==> flow/design.v <==
`timescale 1 ns / 1 ns
module FM_demodulator
          (
           clk,
           reset,
           clk_enable,
           inp_I,
           inp_Q,
           out_fm
          );
  input   clk;
  input   reset;
  input   clk_enable;
  input   signed [38:0] inp_I;   
  input   signed [38:0] inp_Q;   
  output  [12:0] out_fm;   
  wire enb;
  reg signed [38:0] Delay1_out1;   
  reg signed [38:0] Delay2_out1;   
  reg signed [38:0] Delay4_out1;   
  wire signed [31:0] Sum4_sub_cast;   
  wire signed [31:0] Sum4_sub_cast_1;   
  wire signed [31:0] Sum4_sub_temp;   
  wire signed [29:0] Sum4_out1;   
  wire signed [68:0] Product_mul_temp;   
  wire signed [32:0] Product_out1;   
  reg signed [38:0] Delay3_out1;   
  wire signed [30:0] Sum3_sub_cast;   
  wire signed [30:0] Sum3_sub_cast_1;   
  wire signed [30:0] Sum3_sub_temp;   
  wire signed [28:0] Sum3_out1;   
  wire signed [67:0] Product2_mul_temp;   
  wire signed [32:0] Product2_out1;   
  wire signed [31:0] Sum5_sub_cast;   
  wire signed [31:0] Sum5_sub_cast_1;   
  wire signed [31:0] Sum5_sub_temp;   
  wire [12:0] OUTPUT_rsvd;   
  reg [12:0] OUTPUT_rsvdreg;
  assign enb = clk_enable;
  always @(posedge clk or posedge reset)
    begin : Delay1_process
      if (reset == 1'b1) begin
        Delay1_out1 <= 39'sh0000000000;
      end
      else begin
        if (enb) begin
          Delay1_out1 <= inp_I;
        end
      end
    end
  always @(posedge clk or posedge reset)
    begin : Delay2_process
      if (reset == 1'b1) begin
        Delay2_out1 <= 39'sh0000000000;
      end
      else begin
        if (enb) begin
          Delay2_out1 <= inp_Q;
        end
      end
    end
  always @(posedge clk or posedge reset)
    begin : Delay4_process
      if (reset == 1'b1) begin
        Delay4_out1 <= 39'sh0000000000;
      end
      else begin
        if (enb) begin
          Delay4_out1 <= Delay2_out1;
        end
      end
    end
  assign Sum4_sub_cast = inp_Q[38:7];
  assign Sum4_sub_cast_1 = Delay4_out1[38:7];
  assign Sum4_sub_temp = Sum4_sub_cast - Sum4_sub_cast_1;
  assign Sum4_out1 = Sum4_sub_temp[29:0];
  assign Product_mul_temp = Delay1_out1 * Sum4_out1;
  assign Product_out1 = Product_mul_temp[66:34];
  always @(posedge clk or posedge reset)
    begin : Delay3_process
      if (reset == 1'b1) begin
        Delay3_out1 <= 39'sh0000000000;
      end
      else begin
        if (enb) begin
          Delay3_out1 <= Delay1_out1;
        end
      end
    end
  assign Sum3_sub_cast = inp_I[38:8];
  assign Sum3_sub_cast_1 = Delay3_out1[38:8];
  assign Sum3_sub_temp = Sum3_sub_cast - Sum3_sub_cast_1;
  assign Sum3_out1 = Sum3_sub_temp[28:0];
  assign Product2_mul_temp = Sum3_out1 * Delay2_out1;
  assign Product2_out1 = Product2_mul_temp[65:33];
  assign Sum5_sub_cast = {Product_out1[32], Product_out1[32:2]};
  assign Sum5_sub_cast_1 = {Product2_out1[32], Product2_out1[32:2]};
  assign Sum5_sub_temp = Sum5_sub_cast - Sum5_sub_cast_1;
  assign OUTPUT_rsvd = Sum5_sub_temp[29:17];
always @(posedge clk)
    begin : OUTPUT_rsvdreg_process    
        if (enb) begin
          OUTPUT_rsvdreg <= OUTPUT_rsvd;
       end
    end
  assign out_fm = OUTPUT_rsvdreg;
endmodule   
Appendix: tool output

### Reports on FM_demodulator

Module FM_demodulator before and after one edit of its RTL, step after step.
Lines under "before" count in the file above, lines under "after" in the edited file.
"change" is "after" less "before", of the values as shown.
Operators: Yosys type, input widths -> output width; for muxes data width and select width s.
Not given: n/a

| inputs | value |
|---|---|
| top module | FM_demodulator |
| clock input | clk |
| standard-cell library | sky130hd |
| timing corner | tt_025C_1v80 |

### The edit

Unified diff, file above to edited file.
A script made this edit. It changes what the design does and was not meant as an optimisation.

```diff
@@ -73,5 +73,5 @@
   assign Sum4_sub_cast = inp_Q[38:7];
   assign Sum4_sub_cast_1 = Delay4_out1[38:7];
-  assign Sum4_sub_temp = Sum4_sub_cast - Sum4_sub_cast_1;
+  assign Sum4_sub_temp = Sum4_sub_cast + Sum4_sub_cast_1;
   assign Sum4_out1 = Sum4_sub_temp[29:0];
   assign Product_mul_temp = Delay1_out1 * Sum4_out1;
```

### After elaboration

Counts by Yosys on the flattened word-level netlist (proc, flatten, opt, wreduce; memories kept). Register bits leave out memories and registers merged into their read ports (data or address); mux counts leave out enables and synchronous resets folded into registers. Print and check cells are left out. Cells with the same type and inputs are merged into one.

Word-level totals:

| what | before | after | change |
|---|---|---|---|
| register bits after elaboration | 165 | 165 | 0 |
| bits of input ports | 81 | 81 | 0 |
| output and inout port bits | 13 | 13 | 0 |
| elaborated cells | 10 | 10 | 0 |

Cells by class:

| what | before | after | change |
|---|---|---|---|
| add/sub/neg operators | 3 | 3 | 0 |
| $mul | 2 | 2 | 0 |

Operators by type and width:

| kind | before | after | change |
|---|---|---|---|
| $sub 30x30->30 | 2 | 1 | -1 |
| $add 30x30->30 | 0 | 1 | +1 |
| $mul 29x39->65 | 1 | 1 | 0 |
| $mul 39x30->66 | 1 | 1 | 0 |
| $sub 29x29->29 | 1 | 1 | 0 |

### Longest topological paths

Depth = most cells in a row (Yosys ltp): at word level without a register or memory, in the mapped netlist without a sequential cell, where the memories' decode and read muxes count.

Logic depth:

| what | before | after | change |
|---|---|---|---|
| depth after elaboration | 3 | 3 | 0 |
| ABC_AREA | 0 | 0 | n/a |
| depth in mapped cells | 61 | 56 | -5 |
| depth with buffers taken out | 60 | 55 | -5 |

### After synthesis

Source: synth_stat.txt of the flow (Yosys; design flattened, memories mapped). It holds for the ABC_AREA given above (unset counts as 0); a run with the other value may have another netlist.

Synthesis totals:

| what | before | after | change |
|---|---|---|---|
| cell count | 9256 | 9210 | -46 |
| cell area after synthesis (sq um) | 84165.7 | 84079.4 | -86.3 |
| area of sequential cells (sq um) | 3818.7 | 3818.7 | 0.0 |
| flip-flop cells | 150 | 150 | 0 |
| buffer cells | 495 | 492 | -3 |

Cell types:

| type | before | after | change |
|---|---|---|---|
| sky130_fd_sc_hd__nand2b_1 | 90 | 20 | -70 |
| sky130_fd_sc_hd__nand2_1 | 1707 | 1760 | +53 |
| sky130_fd_sc_hd__mux2_2 | 82 | 109 | +27 |
| sky130_fd_sc_hd__o21ai_0 | 117 | 91 | -26 |
| sky130_fd_sc_hd__a21o_1 | 59 | 85 | +26 |
| sky130_fd_sc_hd__inv_1 | 2538 | 2514 | -24 |
| sky130_fd_sc_hd__o21a_1 | 29 | 17 | -12 |
| sky130_fd_sc_hd__clkbuf_1 | 473 | 463 | -10 |
| sky130_fd_sc_hd__nor2b_1 | 103 | 93 | -10 |
| sky130_fd_sc_hd__nand3_1 | 36 | 27 | -9 |
| sky130_fd_sc_hd__nor3_1 | 22 | 13 | -9 |
| sky130_fd_sc_hd__nor2_1 | 124 | 116 | -8 |
| sky130_fd_sc_hd__a21oi_1 | 116 | 123 | +7 |
| sky130_fd_sc_hd__xnor2_1 | 116 | 122 | +6 |
| sky130_fd_sc_hd__nor4_1 | 9 | 3 | -6 |
| sky130_fd_sc_hd__nand4_1 | 25 | 20 | -5 |
| sky130_fd_sc_hd__a211oi_1 | 13 | 18 | +5 |
| sky130_fd_sc_hd__o21bai_1 | 11 | 16 | +5 |

Not every row of either side is listed.

### Worst setup path after synthesis

Source: OpenSTA report_checks on the synthesized netlist (no wires, ideal clock, input and output delay 20% of the period each), path of least setup slack; recovery checks are left aside. Register names are those of the netlist, which keeps one name where synthesis merged equal registers.

Timing post-synthesis:

| what | before | after | change |
|---|---|---|---|
| kind | in2reg | in2reg | n/a |
| start | input inp_Q[7] | input inp_Q[7] | n/a |
| end | register OUTPUT_rsvdreg[12] | register OUTPUT_rsvdreg[12] | n/a |
| period (ns) | 25.0 | 25.0 | 0.0 |
| external input delay (ns) | 5.000 | 5.000 | 0.000 |
| setup time (ns) | 0.268 | 0.268 | 0.000 |
| time at the first pin (ns) | 5.000 | 5.000 | 0.000 |
| data arrival time (ns) | 17.459 | 16.750 | -0.709 |
| data required time (ns) | 24.732 | 24.732 | 0.000 |
| slack (ns) | 7.274 | 7.983 | +0.709 |
| path delay (ns) | 12.727 | 12.018 | -0.709 |
| stages on the path | 57 | 52 | -5 |
| path buffers | 2 | 2 | 0 |
| period reached after synthesis (ns) | 17.726 | 17.017 | -0.709 |

"path delay" = arrival - input delay + setup time.
"stages on the path" counts driving pins, that of a launching flip-flop among them; a cell with two outputs on the path counts twice.
"period reached after synthesis" is the clock period less the worst setup slack; recovery checks do not enter. This is arithmetic on one report: input and output delays are still those of the set period (20% each).
The rows between start and end are the longest chain of elaborated cells between them; the timing report does not say that the signal goes this way. Where chains are equally long, one stands for them.
A line is the first line of the expression or statement that the cell stems from. Yosys adds cells for indexed reads and writes and turns some case tables into memories.

| between the ends, post-synthesis, before | value |
|---|---|
| path through | sky130_fd_sc_hd__inv_1 > sky130_fd_sc_hd__ha_1 > sky130_fd_sc_hd__fa_1 > sky130_fd_sc_hd__nor2b_1 > sky130_fd_sc_hd__o31ai_1 > sky130_fd_sc_hd__a2111oi_0 > sky130_fd_sc_hd__o311ai_0 > sky130_fd_sc_hd__a21boi_0 > sky130_fd_sc_hd__o21a_1 > sky130_fd_sc_hd__o21a_1 > sky130_fd_sc_hd__o21ai_0 > sky130_fd_sc_hd__nand2b_1 > sky130_fd_sc_hd__nand2_1 > sky130_fd_sc_hd__o221ai_1 > sky130_fd_sc_hd__xor2_1 > sky130_fd_sc_hd__clkbuf_1 > sky130_fd_sc_hd__clkbuf_1 > sky130_fd_sc_hd__nand2_1 > [... 21 more ...] > sky130_fd_sc_hd__o21ai_0 > sky130_fd_sc_hd__nor2_1 > sky130_fd_sc_hd__o21a_1 > sky130_fd_sc_hd__xnor2_1 > sky130_fd_sc_hd__ha_1 > sky130_fd_sc_hd__a21o_1 > sky130_fd_sc_hd__a21o_1 > sky130_fd_sc_hd__o21ai_0 > sky130_fd_sc_hd__nor2b_1 > sky130_fd_sc_hd__o21a_1 > sky130_fd_sc_hd__nor4_1 > sky130_fd_sc_hd__a221oi_1 > sky130_fd_sc_hd__o21ai_2 > sky130_fd_sc_hd__a221o_1 > sky130_fd_sc_hd__a21oi_2 > sky130_fd_sc_hd__xnor3_1 > sky130_fd_sc_hd__xor3_1 > sky130_fd_sc_hd__xnor3_1 |
| cells in the longest elaborated chain | 3 |
| elaborated cells between the ends (all ways) | 3 |
| RTL lines with such cells | 3 |
| those cells by class | add/sub: 2; mul: 1 |

Ends and longest elaborated chain, post-synthesis, before:

| what | line | text |
|---|---|---|
| start, declared | 15 | `input   signed [38:0] inp_Q;` |
| $sub 30x30->30 | 75 | `assign Sum4_sub_temp = Sum4_sub_cast - Sum4_sub_cast_1;` |
| $mul 39x30->66 | 77 |  |
| $sub 30x30->30 | 98 | `assign Sum5_sub_temp = Sum5_sub_cast - Sum5_sub_cast_1;` |
| end, assigned | 103 | `OUTPUT_rsvdreg <= OUTPUT_rsvd;` |
| end, declared | 38 | `reg [12:0] OUTPUT_rsvdreg;` |

| between the ends, post-synthesis, after | value |
|---|---|
| path through | sky130_fd_sc_hd__ha_1 > sky130_fd_sc_hd__fa_1 > sky130_fd_sc_hd__a21o_1 > sky130_fd_sc_hd__a21oi_1 > sky130_fd_sc_hd__o21bai_1 > sky130_fd_sc_hd__a221oi_2 > sky130_fd_sc_hd__o31ai_1 > sky130_fd_sc_hd__o41a_1 > sky130_fd_sc_hd__a221o_1 > sky130_fd_sc_hd__a21oi_1 > sky130_fd_sc_hd__xnor2_1 > sky130_fd_sc_hd__clkbuf_1 > sky130_fd_sc_hd__clkbuf_1 > sky130_fd_sc_hd__nand2_1 > sky130_fd_sc_hd__fa_1 > sky130_fd_sc_hd__inv_1 > sky130_fd_sc_hd__fa_1 > sky130_fd_sc_hd__fa_1 > [... 16 more ...] > sky130_fd_sc_hd__o21a_1 > sky130_fd_sc_hd__or2_1 > sky130_fd_sc_hd__a21o_1 > sky130_fd_sc_hd__a21oi_1 > sky130_fd_sc_hd__xnor2_1 > sky130_fd_sc_hd__ha_1 > sky130_fd_sc_hd__a21o_1 > sky130_fd_sc_hd__a21oi_1 > sky130_fd_sc_hd__o21bai_1 > sky130_fd_sc_hd__a21oi_1 > sky130_fd_sc_hd__nor2b_1 > sky130_fd_sc_hd__o21ai_0 > sky130_fd_sc_hd__nand2b_1 > sky130_fd_sc_hd__a21o_1 > sky130_fd_sc_hd__nor4_1 > sky130_fd_sc_hd__nor2_1 > sky130_fd_sc_hd__xor2_1 > sky130_fd_sc_hd__xnor3_1 |
| cells in the longest elaborated chain | 3 |
| elaborated cells between the ends (all ways) | 3 |
| RTL lines with such cells | 3 |
| those cells by class | add/sub: 2; mul: 1 |

Ends and longest elaborated chain, post-synthesis, after:

| what | line | text |
|---|---|---|
| start, declared | 15 | `input   signed [38:0] inp_Q;` |
| $add 30x30->30 | 75 | `assign Sum4_sub_temp = Sum4_sub_cast + Sum4_sub_cast_1;` |
| $mul 39x30->66 | 77 |  |
| $sub 30x30->30 | 98 | `assign Sum5_sub_temp = Sum5_sub_cast - Sum5_sub_cast_1;` |
| end, assigned | 103 | `OUTPUT_rsvdreg <= OUTPUT_rsvd;` |
| end, declared | 38 | `reg [12:0] OUTPUT_rsvdreg;` |

### Timing after layout

Path of least setup slack in the final report of the runs of pair 1 (OpenROAD, finished layout, wires in). Where an end is a register, its clock arrival counts in the times.

Timing post-layout:

| what | before | after | change |
|---|---|---|---|
| kind | in2reg | in2reg | n/a |
| start | input inp_Q[7] | input inp_I[8] | n/a |
| end | register OUTPUT_rsvdreg[12] | register OUTPUT_rsvdreg[12] | n/a |
| period (ns) | 25.0 | 25.0 | 0.0 |
| external input delay (ns) | 5.00 | 5.00 | 0.00 |
| setup time (ns) | 0.25 | 0.25 | 0.00 |
| time at the first pin (ns) | 5.00 | 5.00 | 0.00 |
| data arrival time (ns) | 20.98 | 20.63 | -0.35 |
| data required time (ns) | 25.26 | 25.23 | -0.03 |
| slack (ns) | 4.28 | 4.60 | +0.32 |
| stages on the path | 55 | 49 | -6 |
| path buffers | 3 | 2 | -1 |

The rows between start and end are the longest chain of elaborated cells between them; the timing report does not say that the signal goes this way. Where chains are equally long, one stands for them.

| between the ends, post-layout, before | value |
|---|---|
| path through | sky130_fd_sc_hd__clkdlybuf4s50_1 > sky130_fd_sc_hd__inv_1 > sky130_fd_sc_hd__ha_2 > sky130_fd_sc_hd__fa_1 > sky130_fd_sc_hd__nor2b_1 > sky130_fd_sc_hd__o31ai_1 > sky130_fd_sc_hd__a2111oi_0 > sky130_fd_sc_hd__buf_4 > sky130_fd_sc_hd__o311ai_0 > sky130_fd_sc_hd__a21boi_0 > sky130_fd_sc_hd__o21a_1 > sky130_fd_sc_hd__o21a_1 > sky130_fd_sc_hd__o21ai_0 > sky130_fd_sc_hd__nand2b_1 > sky130_fd_sc_hd__xor2_4 > sky130_fd_sc_hd__buf_4 > sky130_fd_sc_hd__nand2_1 > sky130_fd_sc_hd__fa_1 > [... 19 more ...] > sky130_fd_sc_hd__nor2_1 > sky130_fd_sc_hd__o21ai_0 > sky130_fd_sc_hd__o41ai_1 > sky130_fd_sc_hd__o21bai_1 > sky130_fd_sc_hd__xor2_1 > sky130_fd_sc_hd__ha_1 > sky130_fd_sc_hd__and3_1 > sky130_fd_sc_hd__o21ai_0 > sky130_fd_sc_hd__nor2b_1 > sky130_fd_sc_hd__o21a_1 > sky130_fd_sc_hd__nor4_1 > sky130_fd_sc_hd__a221oi_1 > sky130_fd_sc_hd__o21ai_2 > sky130_fd_sc_hd__a221o_1 > sky130_fd_sc_hd__a21oi_2 > sky130_fd_sc_hd__xnor3_1 > sky130_fd_sc_hd__xor3_1 > sky130_fd_sc_hd__xnor3_1 |
| cells in the longest elaborated chain | 3 |
| elaborated cells between the ends (all ways) | 3 |
| RTL lines with such cells | 3 |
| those cells by class | add/sub: 2; mul: 1 |

Ends and longest elaborated chain, post-layout, before:

| what | line | text |
|---|---|---|
| start, declared | 15 | `input   signed [38:0] inp_Q;` |
| $sub 30x30->30 | 75 | `assign Sum4_sub_temp = Sum4_sub_cast - Sum4_sub_cast_1;` |
| $mul 39x30->66 | 77 |  |
| $sub 30x30->30 | 98 | `assign Sum5_sub_temp = Sum5_sub_cast - Sum5_sub_cast_1;` |
| end, assigned | 103 | `OUTPUT_rsvdreg <= OUTPUT_rsvd;` |
| end, declared | 38 | `reg [12:0] OUTPUT_rsvdreg;` |

| between the ends, post-layout, after | value |
|---|---|
| path through | sky130_fd_sc_hd__clkdlybuf4s50_1 > sky130_fd_sc_hd__inv_1 > sky130_fd_sc_hd__ha_1 > sky130_fd_sc_hd__nor2b_1 > sky130_fd_sc_hd__o21ai_0 > sky130_fd_sc_hd__a21boi_0 > sky130_fd_sc_hd__o21a_1 > sky130_fd_sc_hd__o21ai_0 > sky130_fd_sc_hd__o32ai_2 > sky130_fd_sc_hd__a21oi_1 > sky130_fd_sc_hd__o21ai_2 > sky130_fd_sc_hd__a21o_1 > sky130_fd_sc_hd__xor2_4 > sky130_fd_sc_hd__buf_4 > sky130_fd_sc_hd__nand2_1 > sky130_fd_sc_hd__fa_1 > sky130_fd_sc_hd__inv_1 > sky130_fd_sc_hd__fa_1 > [... 13 more ...] > sky130_fd_sc_hd__a221o_1 > sky130_fd_sc_hd__a21oi_1 > sky130_fd_sc_hd__o2111ai_1 > sky130_fd_sc_hd__a2111oi_0 > sky130_fd_sc_hd__o21ai_0 > sky130_fd_sc_hd__a21oi_1 > sky130_fd_sc_hd__o21bai_1 > sky130_fd_sc_hd__a21oi_1 > sky130_fd_sc_hd__xnor2_1 > sky130_fd_sc_hd__ha_1 > sky130_fd_sc_hd__nor2b_1 > sky130_fd_sc_hd__o21ai_0 > sky130_fd_sc_hd__nand2b_1 > sky130_fd_sc_hd__a21o_1 > sky130_fd_sc_hd__nor4_1 > sky130_fd_sc_hd__nor2_1 > sky130_fd_sc_hd__xor2_1 > sky130_fd_sc_hd__xnor3_1 |
| cells in the longest elaborated chain | 3 |
| elaborated cells between the ends (all ways) | 3 |
| RTL lines with such cells | 3 |
| those cells by class | add/sub: 2; mul: 1 |

Ends and longest elaborated chain, post-layout, after:

| what | line | text |
|---|---|---|
| start, declared | 14 | `input   signed [38:0] inp_I;` |
| $sub 29x29->29 | 92 | `assign Sum3_sub_temp = Sum3_sub_cast - Sum3_sub_cast_1;` |
| $mul 29x39->65 | 94 |  |
| $sub 30x30->30 | 98 | `assign Sum5_sub_temp = Sum5_sub_cast - Sum5_sub_cast_1;` |
| end, assigned | 103 | `OUTPUT_rsvdreg <= OUTPUT_rsvd;` |
| end, declared | 38 | `reg [12:0] OUTPUT_rsvdreg;` |

### Flow runs

Both versions went through the flow (Yosys, OpenROAD) with the same settings in each pair. Constraints: input delay and output delay 20% of the set period each, output load 0.01 pF.

| settings, pair 1 | value |
|---|---|
| CORE_UTILIZATION | 40 |
| period_ns | 25.0 |
| CAP_MARGIN | 20 |
| CORE_MARGIN | 2 |
| SLEW_MARGIN | 20 |

Results, pair 1:

| what | before | after | change |
|---|---|---|---|
| Yosys chip area after synthesis (sq um) | 84165.7 | 84079.4 | -86.3 |
| area of the die (sq um) | 214101.0 | 213883.0 | -218.0 |
| standard-cell area after layout (sq um) | 88951.6 | 88844.0 | -107.6 |
| final design utilization (%) | 42.5 | 42.4 | -0.1 |
| worst setup slack after layout (ns) | 4.285 | 4.601 | +0.316 |
| total negative slack on setup checks (ns) | 0.000 | 0.000 | 0.000 |
| worst hold slack in the final report (ns) | 0.491 | 0.513 | +0.022 |
| clock period achieved (ns) | 20.715 | 20.399 | -0.316 |

| settings, pair 2 | value |
|---|---|
| CORE_UTILIZATION | 32 |
| CTS_CLUSTER_SIZE | 76 |
| MAX_ROUTING_LAYER | met5 |
| MIN_ROUTING_LAYER | met2 |
| PLACE_DENSITY_LB_ADDON | 0.22 |
| SETUP_SLACK_MARGIN | 2.63 |
| period_ns | 13.7 |
| CAP_MARGIN | 20 |
| CORE_MARGIN | 2 |
| SLEW_MARGIN | 20 |

Results, pair 2:

| what | before | after | change |
|---|---|---|---|
| Yosys chip area after synthesis (sq um) | 84165.7 | 84079.4 | -86.3 |
| area of the die (sq um) | 267134.0 | 266865.0 | -269.0 |
| standard-cell area after layout (sq um) | 98969.9 | 99100.0 | +130.1 |
| final design utilization (%) | 37.8 | 37.9 | +0.1 |
| worst setup slack after layout (ns) | -1.200 | -0.883 | +0.317 |
| total negative slack on setup checks (ns) | -7.652 | -7.956 | -0.304 |
| worst hold slack in the final report (ns) | 0.527 | 0.512 | -0.015 |
| clock period achieved (ns) | 14.900 | 14.583 | -0.317 |

"clock period achieved" = clock period - worst setup slack. The figure is calculated, with input and output delays left at 20% of the set period.
